==> flow/design.v <==
module data_syn(
    input logic clk_i,
    input logic rst_n_i,
    input logic data_i,
    output logic data_o
);
logic data_a, data_b;
assign data_o = data_b;
always_ff @(posedge clk_i or negedge rst_n_i)
begin
    if (!rst_n_i) begin
        data_a <= 1'b0;
        data_b <= 1'b0;
    end else begin
        data_a <= data_i;
        data_b <= data_a;
    end
end
endmodule
module edge2en(
    input logic clk_i,
    input logic rst_n_i,
    input logic data_i,
    output logic pos_edge_o,
    output logic neg_edge_o,
    output logic any_edge_o
);
logic data_a, data_b;
assign pos_edge_o = ~data_b & data_a;
assign neg_edge_o = ~data_a & data_b;
assign any_edge_o =  data_a ^ data_b;
always_ff @(posedge clk_i or negedge rst_n_i)
begin
    if (!rst_n_i) begin
        data_a <= 1'b0;
        data_b <= 1'b0;
    end else begin
        data_a <= data_i;
        data_b <= data_a;
    end
end
endmodule
module startup #(
    parameter int W = 32
) (
    input logic clk_i,
    input logic rst_n_i,
    input logic  [4:0] gate_sync_i,
    input logic [W-1:0] gate_shift_i,
    output logic [4:0] gate_en_o
);
logic  [4:0] gate_en;
logic [W-1:0] gate_cnt;
logic        gate_next;
logic        gate_done;
assign gate_en_o = gate_en;
edge2en gate_next_en(
    .clk_i(clk_i),
    .rst_n_i(rst_n_i),
    .data_i(gate_done & (gate_en == gate_sync_i)),
    .pos_edge_o(gate_next)
);
always_ff @(posedge clk_i or negedge rst_n_i)
begin
    if (!rst_n_i) begin
        gate_en   <= 5'b00000;
        gate_cnt  <= {W{1'b0}};
        gate_done <= 1'b0;
    end else begin
        gate_en   <= gate_next ? {gate_en[3:0], (gate_sync_i != 5'b01111)} : gate_en;
        gate_cnt  <= gate_next ? {W{1'b0}} : gate_cnt + 1'b1;
        gate_done <= gate_next ? 1'b0 : (gate_cnt == gate_shift_i) ? 1'b1 : gate_done;
    end
end
endmodule
module measure #(
    parameter int W = 32
) (
    input logic clk_i,
    input logic rst_n_i,
    input logic sig_clk_i,
    input logic        gate_en_i,
    input logic [W-1:0] gate_total_i,
    output logic        reg_wr_en_o,
    output logic [2*W-1:0] reg_wr_data_o,
    output logic gate_sync_o
);
logic sig_clk_s;
logic sig_clk_p;
logic gate_sync;
logic gate_sync_n;
logic        gate_en;
logic [W-1:0] gate_cnt;
logic [W-1:0] sig_clk_cnt;
logic [W-1:0] ref_clk_cnt;
logic        reg_wr_en;
logic [2*W-1:0] reg_wr_data;
assign reg_wr_en_o   = reg_wr_en;
assign reg_wr_data_o = reg_wr_data;
assign gate_sync_o = gate_sync;
data_syn sig_clk_syn(
    .clk_i(clk_i),
    .rst_n_i(rst_n_i),
    .data_i(sig_clk_i),
    .data_o(sig_clk_s)
);
edge2en sig_clk_en(
    .clk_i(clk_i),
    .rst_n_i(rst_n_i),
    .data_i(sig_clk_s),
    .pos_edge_o(sig_clk_p)
);
edge2en gate_sync_en(
    .clk_i(clk_i),
    .rst_n_i(rst_n_i),
    .data_i(gate_sync),
    .neg_edge_o(gate_sync_n)
);
always_ff @(posedge clk_i or negedge rst_n_i)
begin
    if (!rst_n_i) begin
        gate_en  <= 1'b0;
        gate_cnt <= {W{1'b0}};
        gate_sync <= 1'b0;
        sig_clk_cnt <= {W{1'b0}};
        ref_clk_cnt <= {W{1'b0}};
        reg_wr_en   <= 1'b0;
        reg_wr_data <= {(2*W){1'b0}};
    end else begin
        if (gate_sync) begin
            gate_en  <= (gate_cnt == gate_total_i) ? 1'b0 : gate_en;
            gate_cnt <= (gate_cnt == gate_total_i) ? {W{1'b0}} : gate_cnt + 1'b1;
            gate_sync <= (sig_clk_p & ~gate_en) ? 1'b0 : gate_sync;
            sig_clk_cnt <= sig_clk_p ? sig_clk_cnt + 1'b1 : sig_clk_cnt;
            ref_clk_cnt <= ref_clk_cnt + 1'b1;
        end else begin
            gate_en  <= gate_en_i;
            gate_cnt <= {W{1'b0}};
            gate_sync <= (sig_clk_p & gate_en) ? 1'b1 : gate_sync;
            sig_clk_cnt <= reg_wr_en ? {W{1'b0}} : sig_clk_cnt;
            ref_clk_cnt <= reg_wr_en ? {W{1'b0}} : ref_clk_cnt;
        end
        reg_wr_en   <= gate_sync_n;
        reg_wr_data <= gate_sync_n ? {ref_clk_cnt, sig_clk_cnt} : reg_wr_data;
    end
end
endmodule
`timescale 1ns / 1ps
module axi_dfm_v1_0(
    input logic s_axi_aclk,
    input logic s_axi_aresetn,
    input  logic [31:0] s_axi_awaddr,
    input  logic        s_axi_awvalid,
    output logic        s_axi_awready,
    input  logic [31:0] s_axi_wdata,
    input  logic        s_axi_wvalid,
    output logic        s_axi_wready,
    output logic s_axi_bvalid,
    input  logic s_axi_bready,
    input  logic [31:0] s_axi_araddr,
    input  logic        s_axi_arvalid,
    output logic        s_axi_arready,
    output logic [31:0] s_axi_rdata,
    output logic        s_axi_rvalid,
    input  logic        s_axi_rready,
    input  logic signal_in,
    output logic signal_done
);
localparam int W = 16;
logic [4:0] gate_en;
logic [4:0] gate_sync;
logic [W-1:0] gate_shift;
logic [W-1:0] gate_total;
logic     [4:0] raw_wr_en;
logic [2*W-1:0] raw_wr_data[5];
logic           reg_wr_en;
logic [2*W-1:0] reg_wr_data;
logic [2*W-1:0] reg_rd_data;
assign s_axi_awready = s_axi_aresetn && s_axi_awvalid && (!s_axi_bvalid || s_axi_bready);
assign s_axi_wready  = s_axi_aresetn && s_axi_wvalid  && (!s_axi_bvalid || s_axi_bready);
assign s_axi_arready = s_axi_aresetn && s_axi_arvalid && (!s_axi_rvalid || s_axi_rready);
assign signal_done = reg_wr_en;
always_ff @(posedge s_axi_aclk or negedge s_axi_aresetn)
begin
    if (!s_axi_aresetn) begin
        gate_shift <= {W{1'b0}};
        gate_total <= {W{1'b0}};
        reg_rd_data <= {(2*W){1'b0}};
        s_axi_bvalid <= 1'b0;
        s_axi_rvalid <= 1'b0;
        s_axi_rdata <= 32'h0000_0000;
    end else begin
        if (s_axi_awready) begin
            case (s_axi_awaddr[7:0])
                8'h00:
                    gate_shift <= s_axi_wdata[W-1:0];
                8'h04:
                    gate_total <= s_axi_wdata[W-1:0];
                default:
                    reg_rd_data <= reg_wr_data;
            endcase
        end
        if (s_axi_arready) begin
            case (s_axi_araddr[7:0])
                8'h00:
                    s_axi_rdata <= {{(32-W){1'b0}}, gate_shift};
                8'h04:
                    s_axi_rdata <= {{(32-W){1'b0}}, gate_total};
                8'h08:
                    s_axi_rdata <= {{(32-W){1'b0}}, reg_rd_data[W-1:0]};
                8'h0C:
                    s_axi_rdata <= {{(32-W){1'b0}}, reg_rd_data[2*W-1:W]};
                default:
                    s_axi_rdata <= 32'h0000_0000;
            endcase
        end
        s_axi_bvalid <= (s_axi_bvalid & ~s_axi_bready) | s_axi_awready;
        s_axi_rvalid <= (s_axi_rvalid & ~s_axi_rready) | s_axi_arready;
    end
end
startup #(.W(W)) startup(
    .clk_i(s_axi_aclk),
    .rst_n_i(s_axi_aresetn),
    .gate_sync_i(gate_sync),
    .gate_shift_i(gate_shift),
    .gate_en_o(gate_en)
);
genvar i;
generate
    for (i = 0; i < 5; i = i + 1) begin: measure_block
        measure #(.W(W)) measure(
            .clk_i(s_axi_aclk),
            .rst_n_i(s_axi_aresetn),
            .sig_clk_i(signal_in),
            .gate_en_i(gate_en[i]),
            .gate_total_i(gate_total),
            .reg_wr_en_o(raw_wr_en[i]),
            .reg_wr_data_o(raw_wr_data[i]),
            .gate_sync_o(gate_sync[i])
        );
    end
endgenerate
always_ff @(posedge s_axi_aclk or negedge s_axi_aresetn)
begin
    if (!s_axi_aresetn) begin
        reg_wr_en   <= 1'b0;
        reg_wr_data <= {(2*W){1'b0}};
    end else begin
        reg_wr_en <= raw_wr_en[0] | raw_wr_en[1] | raw_wr_en[2] | raw_wr_en[3] | raw_wr_en[4];
        case (raw_wr_en)
            5'b00001:
                reg_wr_data <= raw_wr_data[0];
            5'b00010:
                reg_wr_data <= raw_wr_data[1];
            5'b00100:
                reg_wr_data <= raw_wr_data[2];
            5'b01000:
                reg_wr_data <= raw_wr_data[3];
            5'b10000:
                reg_wr_data <= raw_wr_data[4];
            default:
                reg_wr_data <= reg_wr_data;
        endcase
    end
end
endmodule
---- Reports on axi_dfm_v1_0 ----
Tool output for the design above, in the order of the flow.
Lines are those of the file above, counted from 1.
Operators carry their Yosys type and port widths (W data, S select, Z words).
The mark n/a stands for no value.
inputs
  design top .............................. axi_dfm_v1_0
  clock port .............................. s_axi_aclk
  library ................................. sky130hd
  corner .................................. tt_025C_1v80

---- Elaborated design ----
Source: Yosys, flattened and elaborated. Widths are those after wreduce. Registers that Yosys merges into a memory's read port (data or address) are not register bits. Print and check cells do not count. Equal cells are merged and count once.
bit counts
  register bits after elaboration ......... 584
  input port bits ......................... 104
  output and inout port bits .............. 38
  word-level cells ........................ 234
cells by class
  add/subtract/negate cells ............... 16
  equal/unequal tests ..................... 27
  mux-type cells .......................... 60
  bitwise operators ....................... 41
  reductions and logical operators ........ 28
operators with widths
  operator                 number
  $mux W16                 31
  $add A16 B1 Y16 const B  16
  $pmux W32 S5             1
  $eq A16 B16 Y1           6
  $pmux W16 S4             1
  $mux W1                  27
  $and A1 B1 Y1            20
  $ne A2 B2 Y1 const B     8
  $reduce_and A2 Y1        8
  $eq A8 B3 Y1 const B     2
  $eq A8 B4 Y1 const B     2
  $logic_not A8 Y1         2
  $not A1 Y1               15
  $reduce_bool A2 Y1       6
  $or A1 B1 Y1             6
  $logic_and A1 B1 Y1      6
  $eq A5 B1 Y1 const B     1
  $eq A5 B2 Y1 const B     1
  $eq A5 B3 Y1 const B     1
  $eq A5 B4 Y1 const B     1
  $ne A5 B4 Y1 const B     1
  $eq A5 B5 Y1             1
  $eq A5 B5 Y1 const B     1
  $reduce_bool A5 Y1       1
  $ne A2 B1 Y1 const B     2
  $logic_or A1 B1 Y1       2
  $logic_not A1 Y1         2
  $reduce_or A2 Y1         1

---- Logic depth ----
Depth = most cells in a row (Yosys ltp): at word level without a register or memory, in the mapped netlist without a sequential cell, where the memories' decode and read muxes count.
logic depth
  depth in word-level cells ............... 5
  ABC_AREA ................................ 0
  depth in mapped cells ................... 8
  mapped depth without buffers ............ 5

---- Netlist ----
Source: synth_stat.txt of the flow (Yosys; design flattened, memories mapped). It holds for the ABC_AREA given above (unset counts as 0); a run with the other value may have another netlist.
The area totals of this step are shown rounded.
mapped netlist
  standard cells after synthesis .......... 2,497
  mapped area ............................. 26,960 um^2
  mapped flip-flops ....................... 568
  buffers ................................. 157
cells by type
  cell type                  number  area in all (um^2)
  sky130_fd_sc_hd__dfrtp_1   568     1.42E+04
  sky130_fd_sc_hd__mux2_2    187     2,105.77
  sky130_fd_sc_hd__xnor2_1   121     1.06E+03
  sky130_fd_sc_hd__o21ai_0   169     845.811
  sky130_fd_sc_hd__nand2_1   201     754.474
  sky130_fd_sc_hd__mux2i_1   71      710.682
  sky130_fd_sc_hd__xor2_1    71      621.846
  sky130_fd_sc_hd__nand4_1   82      512.992
  sky130_fd_sc_hd__nor2_1    133     499.229
  sky130_fd_sc_hd__and3_1    75      469.2
  sky130_fd_sc_hd__nand3_1   87      435.418
  sky130_fd_sc_hd__clkbuf_1  114     427.91
  sky130_fd_sc_hd__inv_1     96      360.346
  sky130_fd_sc_hd__mux4_2    16      360.346
  sky130_fd_sc_hd__a21oi_1   70      350.336
  sky130_fd_sc_hd__or3_1     53      331.568
  sky130_fd_sc_hd__nor3_1    60      300.288
  sky130_fd_sc_hd__nor4_1    44      275.264
Other cell types: 52; their cells: 279.
By module: a second synthesis without flattening, with its own total; a netlist apart from the flattened one above.
unflattened totals
  cell total of the unflattened synthesis .. 2,395
  area (unflattened synthesis) ............ 27,600 um^2
Rows give one instance, submodules left out.
modules
  module           instances  cells  area (um^2)  sequential area (um^2)
  measure #(W=16)  5          344    3,875        2,077
  axi_dfm_v1_0     1          470    5,802        2,878
  startup #(W=16)  1          118    1,220        550.5
  edge2en          11         7      86.3         50.0
  data_syn         5          2      50.0         50.0

---- Timing after synthesis ----
OpenSTA on the mapped netlist: ideal clock, no wires. The path of least setup slack (recovery checks aside). Input and output delay are each 20% of the period. Register names are those of the netlist, which keeps one name where synthesis merged equal registers.
timing after synthesis
  path kind ............................... input to output
  start point ............................. input s_axi_rready
  end point ............................... output s_axi_arready
  clock period ............................ 5.0 ns
  external input delay .................... 1.000 ns
  external output delay ................... 1.000 ns
  launch time at the first pin ............ 1.000 ns
  arrival ................................. 1.777 ns
  setup slack ............................. 2.223 ns
  path delay .............................. 0.777 ns
  stages on the path ...................... 4
  buffers on the path ..................... 1
  synthesis period reached ................ 2.777 ns
"path delay" is the arrival time less input delay plus setup time.
A path that ends at an output port has no setup time.
"stages on the path": output pins that drive a net of the path, with the launching flip-flop's if there is one; two outputs of one cell count as two.
"synthesis period reached" is the clock period less the worst setup slack; recovery checks do not enter. This is arithmetic on one report: input and output delays are still those of the set period (20% each).
Between the ends stands the longest chain of elaborated cells between them, by number of cells; it is not shown to be the way that was timed. Of several equally long chains one is given.
A line is the first line of the expression or statement that the cell stems from. Yosys adds cells for indexed reads and writes and turns some case tables into memories.
between the ends, after synthesis
  path through ............................ sky130_fd_sc_hd__nand2b_1 > sky130_fd_sc_hd__nand3_1 > sky130_fd_sc_hd__clkbuf_1 > sky130_fd_sc_hd__inv_1
  cells in the longest elaborated chain ... 2
  elaborated cells on any way between the ends .. 2
  source lines of those cells ............. 1
  classes of those cells .................. reduce/logical: 2
RTL lines, path after synthesis
  what                 line  source
  start: declaration   165   input  logic        s_axi_rready,
  $logic_or A1 B1 Y1   181   assign s_axi_arready = s_axi_aresetn && s_axi_arvalid && (!s_axi_rvalid || s_axi_rready);
  $logic_and A1 B1 Y1  181
  end: declaration     162   output logic        s_axi_arready,

---- Timing after layout ----
From the final timing report of run A: the path of least setup slack in the routed layout; clock arrival at registers is part of the times.
timing after layout
  path kind ............................... input to output
  start point ............................. input s_axi_bready
  end point ............................... output s_axi_awready
  clock period ............................ 5.0 ns
  external input delay .................... 1.00 ns
  external output delay ................... 1.00 ns
  launch time at the first pin ............ 1.00 ns
  arrival ................................. 2.53 ns
  setup slack ............................. 1.47 ns
  stages on the path ...................... 5
  buffers on the path ..................... 2
Between the ends stands the longest chain of elaborated cells between them, by number of cells; it is not shown to be the way that was timed. Of several equally long chains one is given.
between the ends, after layout
  path through ............................ sky130_fd_sc_hd__clkdlybuf4s50_1 > sky130_fd_sc_hd__nand2b_1 > sky130_fd_sc_hd__nand3_1 > sky130_fd_sc_hd__inv_1 > sky130_fd_sc_hd__clkdlybuf4s50_1
  cells in the longest elaborated chain ... 2
  elaborated cells on any way between the ends .. 2
  classes of those cells .................. reduce/logical: 2
RTL lines, path after layout
  what                 line  source
  start: declaration   159   input  logic s_axi_bready,
  $logic_or A1 B1 Y1   179   assign s_axi_awready = s_axi_aresetn && s_axi_awvalid && (!s_axi_bvalid || s_axi_bready);
  $logic_and A1 B1 Y1  179
  end: declaration     154   output logic        s_axi_awready,

Hand-over note for axi_dfm_v1_0

axi_dfm_v1_0 through Yosys and OpenROAD on sky130hd: 6 stored runs, unordered, with their settings and measured results. The constraints put input and output delay at 20% of the set period each and load the outputs with 0.01 pF.
By "clock period reached" is meant the clock period of the run minus its worst setup slack. This is arithmetic on one report: input and output delays are still those of the set period (20% each).
"time of the worst setup path" means the part of the period allowed to the worst setup path (the constraints hold back 20% at inputs and 20% at outputs) less its slack; where the path has registers, the arrival times of their clocks count too.
"total power after layout": no workload was simulated; the value follows from the tool's default switching activity.
Results are given in rounded form.

---- run A ----
settings
  CORE_UTILIZATION = 40
  PLACE_DENSITY = 0.6
  period_ns = 5.0
  CAP_MARGIN = 20
  CORE_MARGIN = 2
  SLEW_MARGIN = 20
results
  netlist area reported by Yosys .......... 26,960 um^2
  die size ................................ 69,490 um^2
  standard-cell area after layout ......... 30,380 um^2
  utilization of the finished layout ...... 45.4 %
  smallest setup slack .................... 1.469 ns
  setup TNS ............................... 0.000 ns
  total power after layout ................ 12,230 µW
  clock period reached .................... 3.531 ns
  time of the worst setup path ............ 1.53 ns
  worst path kind ......................... input to output

---- run B ----
settings
  ABC_AREA = 0
  CELL_PAD_IN_SITES_DETAIL_PLACEMENT = 1
  CORE_ASPECT_RATIO = 0.63
  CORE_UTILIZATION = 17
  CTS_CLUSTER_SIZE = 59
  GPL_TIMING_DRIVEN = 0
  PLACE_DENSITY_LB_ADDON = 0.05
  SETUP_SLACK_MARGIN = 0.89
  SLEW_MARGIN = 20
  period_ns = 4.61
  CAP_MARGIN = 20
  CORE_MARGIN = 2
results
  netlist area reported by Yosys .......... 26,960 um^2
  die size ................................ 161,900 um^2
  standard-cell area after layout ......... 32,910 um^2
  utilization of the finished layout ...... 21.0 %
  smallest setup slack .................... 1.010 ns
  setup TNS ............................... 0.000 ns
  total power after layout ................ 14,520 µW
  clock period reached .................... 3.600 ns
  time of the worst setup path ............ 1.76 ns
  worst path kind ......................... input to output

---- run C ----
settings
  ABC_AREA = 1
  CAP_MARGIN = 20
  CELL_PAD_IN_SITES_DETAIL_PLACEMENT = 1
  CORE_UTILIZATION = 54
  CTS_CLUSTER_DIAMETER = 31
  CTS_CLUSTER_SIZE = 26
  GPL_ROUTABILITY_DRIVEN = 1
  MAX_ROUTING_LAYER = met5
  MIN_ROUTING_LAYER = met1
  SETUP_SLACK_MARGIN = 0.41
  TNS_END_PERCENT = 60
  period_ns = 2.07
  CORE_MARGIN = 2
  SLEW_MARGIN = 20
results
  not finished: clock tree synthesis ended with error DPL-0033

---- run D ----
settings
  ABC_AREA = 1
  CELL_PAD_IN_SITES_DETAIL_PLACEMENT = 1
  CELL_PAD_IN_SITES_GLOBAL_PLACEMENT = 3
  CORE_ASPECT_RATIO = 1.27
  CORE_UTILIZATION = 17
  CTS_CLUSTER_SIZE = 59
  GPL_TIMING_DRIVEN = 0
  PLACE_DENSITY_LB_ADDON = 0.05
  SETUP_SLACK_MARGIN = 0.89
  SLEW_MARGIN = 20
  period_ns = 4.61
  CAP_MARGIN = 20
  CORE_MARGIN = 2
results
  netlist area reported by Yosys .......... 28,250 um^2
  die size ................................ 169,500 um^2
  standard-cell area after layout ......... 34,950 um^2
  utilization of the finished layout ...... 21.2 %
  smallest setup slack .................... 1.116 ns
  setup TNS ............................... 0.000 ns
  total power after layout ................ 11,860 µW
  clock period reached .................... 3.494 ns
  time of the worst setup path ............ 1.65 ns
  worst path kind ......................... input to output

---- run E ----
settings
  CORE_UTILIZATION = 29
  CTS_CLUSTER_DIAMETER = 246
  HOLD_SLACK_MARGIN = 0.09
  MAX_ROUTING_LAYER = met5
  SETUP_SLACK_MARGIN = 1.04
  TNS_END_PERCENT = 30
  period_ns = 4.53
  CAP_MARGIN = 20
  CORE_MARGIN = 2
  SLEW_MARGIN = 20
results
  netlist area reported by Yosys .......... 26,960 um^2
  die size ................................ 95,420 um^2
  standard-cell area after layout ......... 31,070 um^2
  utilization of the finished layout ...... 33.8 %
  smallest setup slack .................... 1.198 ns
  setup TNS ............................... 0.000 ns
  total power after layout ................ 13,830 µW
  clock period reached .................... 3.332 ns
  time of the worst setup path ............ 1.52 ns
  worst path kind ......................... input to output

---- run F ----
settings
  CORE_ASPECT_RATIO = 0.72
  CORE_UTILIZATION = 64
  CTS_CLUSTER_DIAMETER = 181
  CTS_CLUSTER_SIZE = 89
  MAX_ROUTING_LAYER = met5
  PLACE_DENSITY_LB_ADDON = 0.21
  period_ns = 2.2
  CAP_MARGIN = 20
  CORE_MARGIN = 2
  SLEW_MARGIN = 20
results
  netlist area reported by Yosys .......... 26,960 um^2
  die size ................................ 43,800 um^2
  standard-cell area after layout ......... 29,030 um^2
  utilization of the finished layout ...... 70.1 %
  smallest setup slack .................... 0.030 ns
  setup TNS ............................... 0.000 ns
  total power after layout ................ 21,920 µW
  clock period reached .................... 2.170 ns
  time of the worst setup path ............ 2.17 ns
  worst path kind ......................... register to register

End of note.
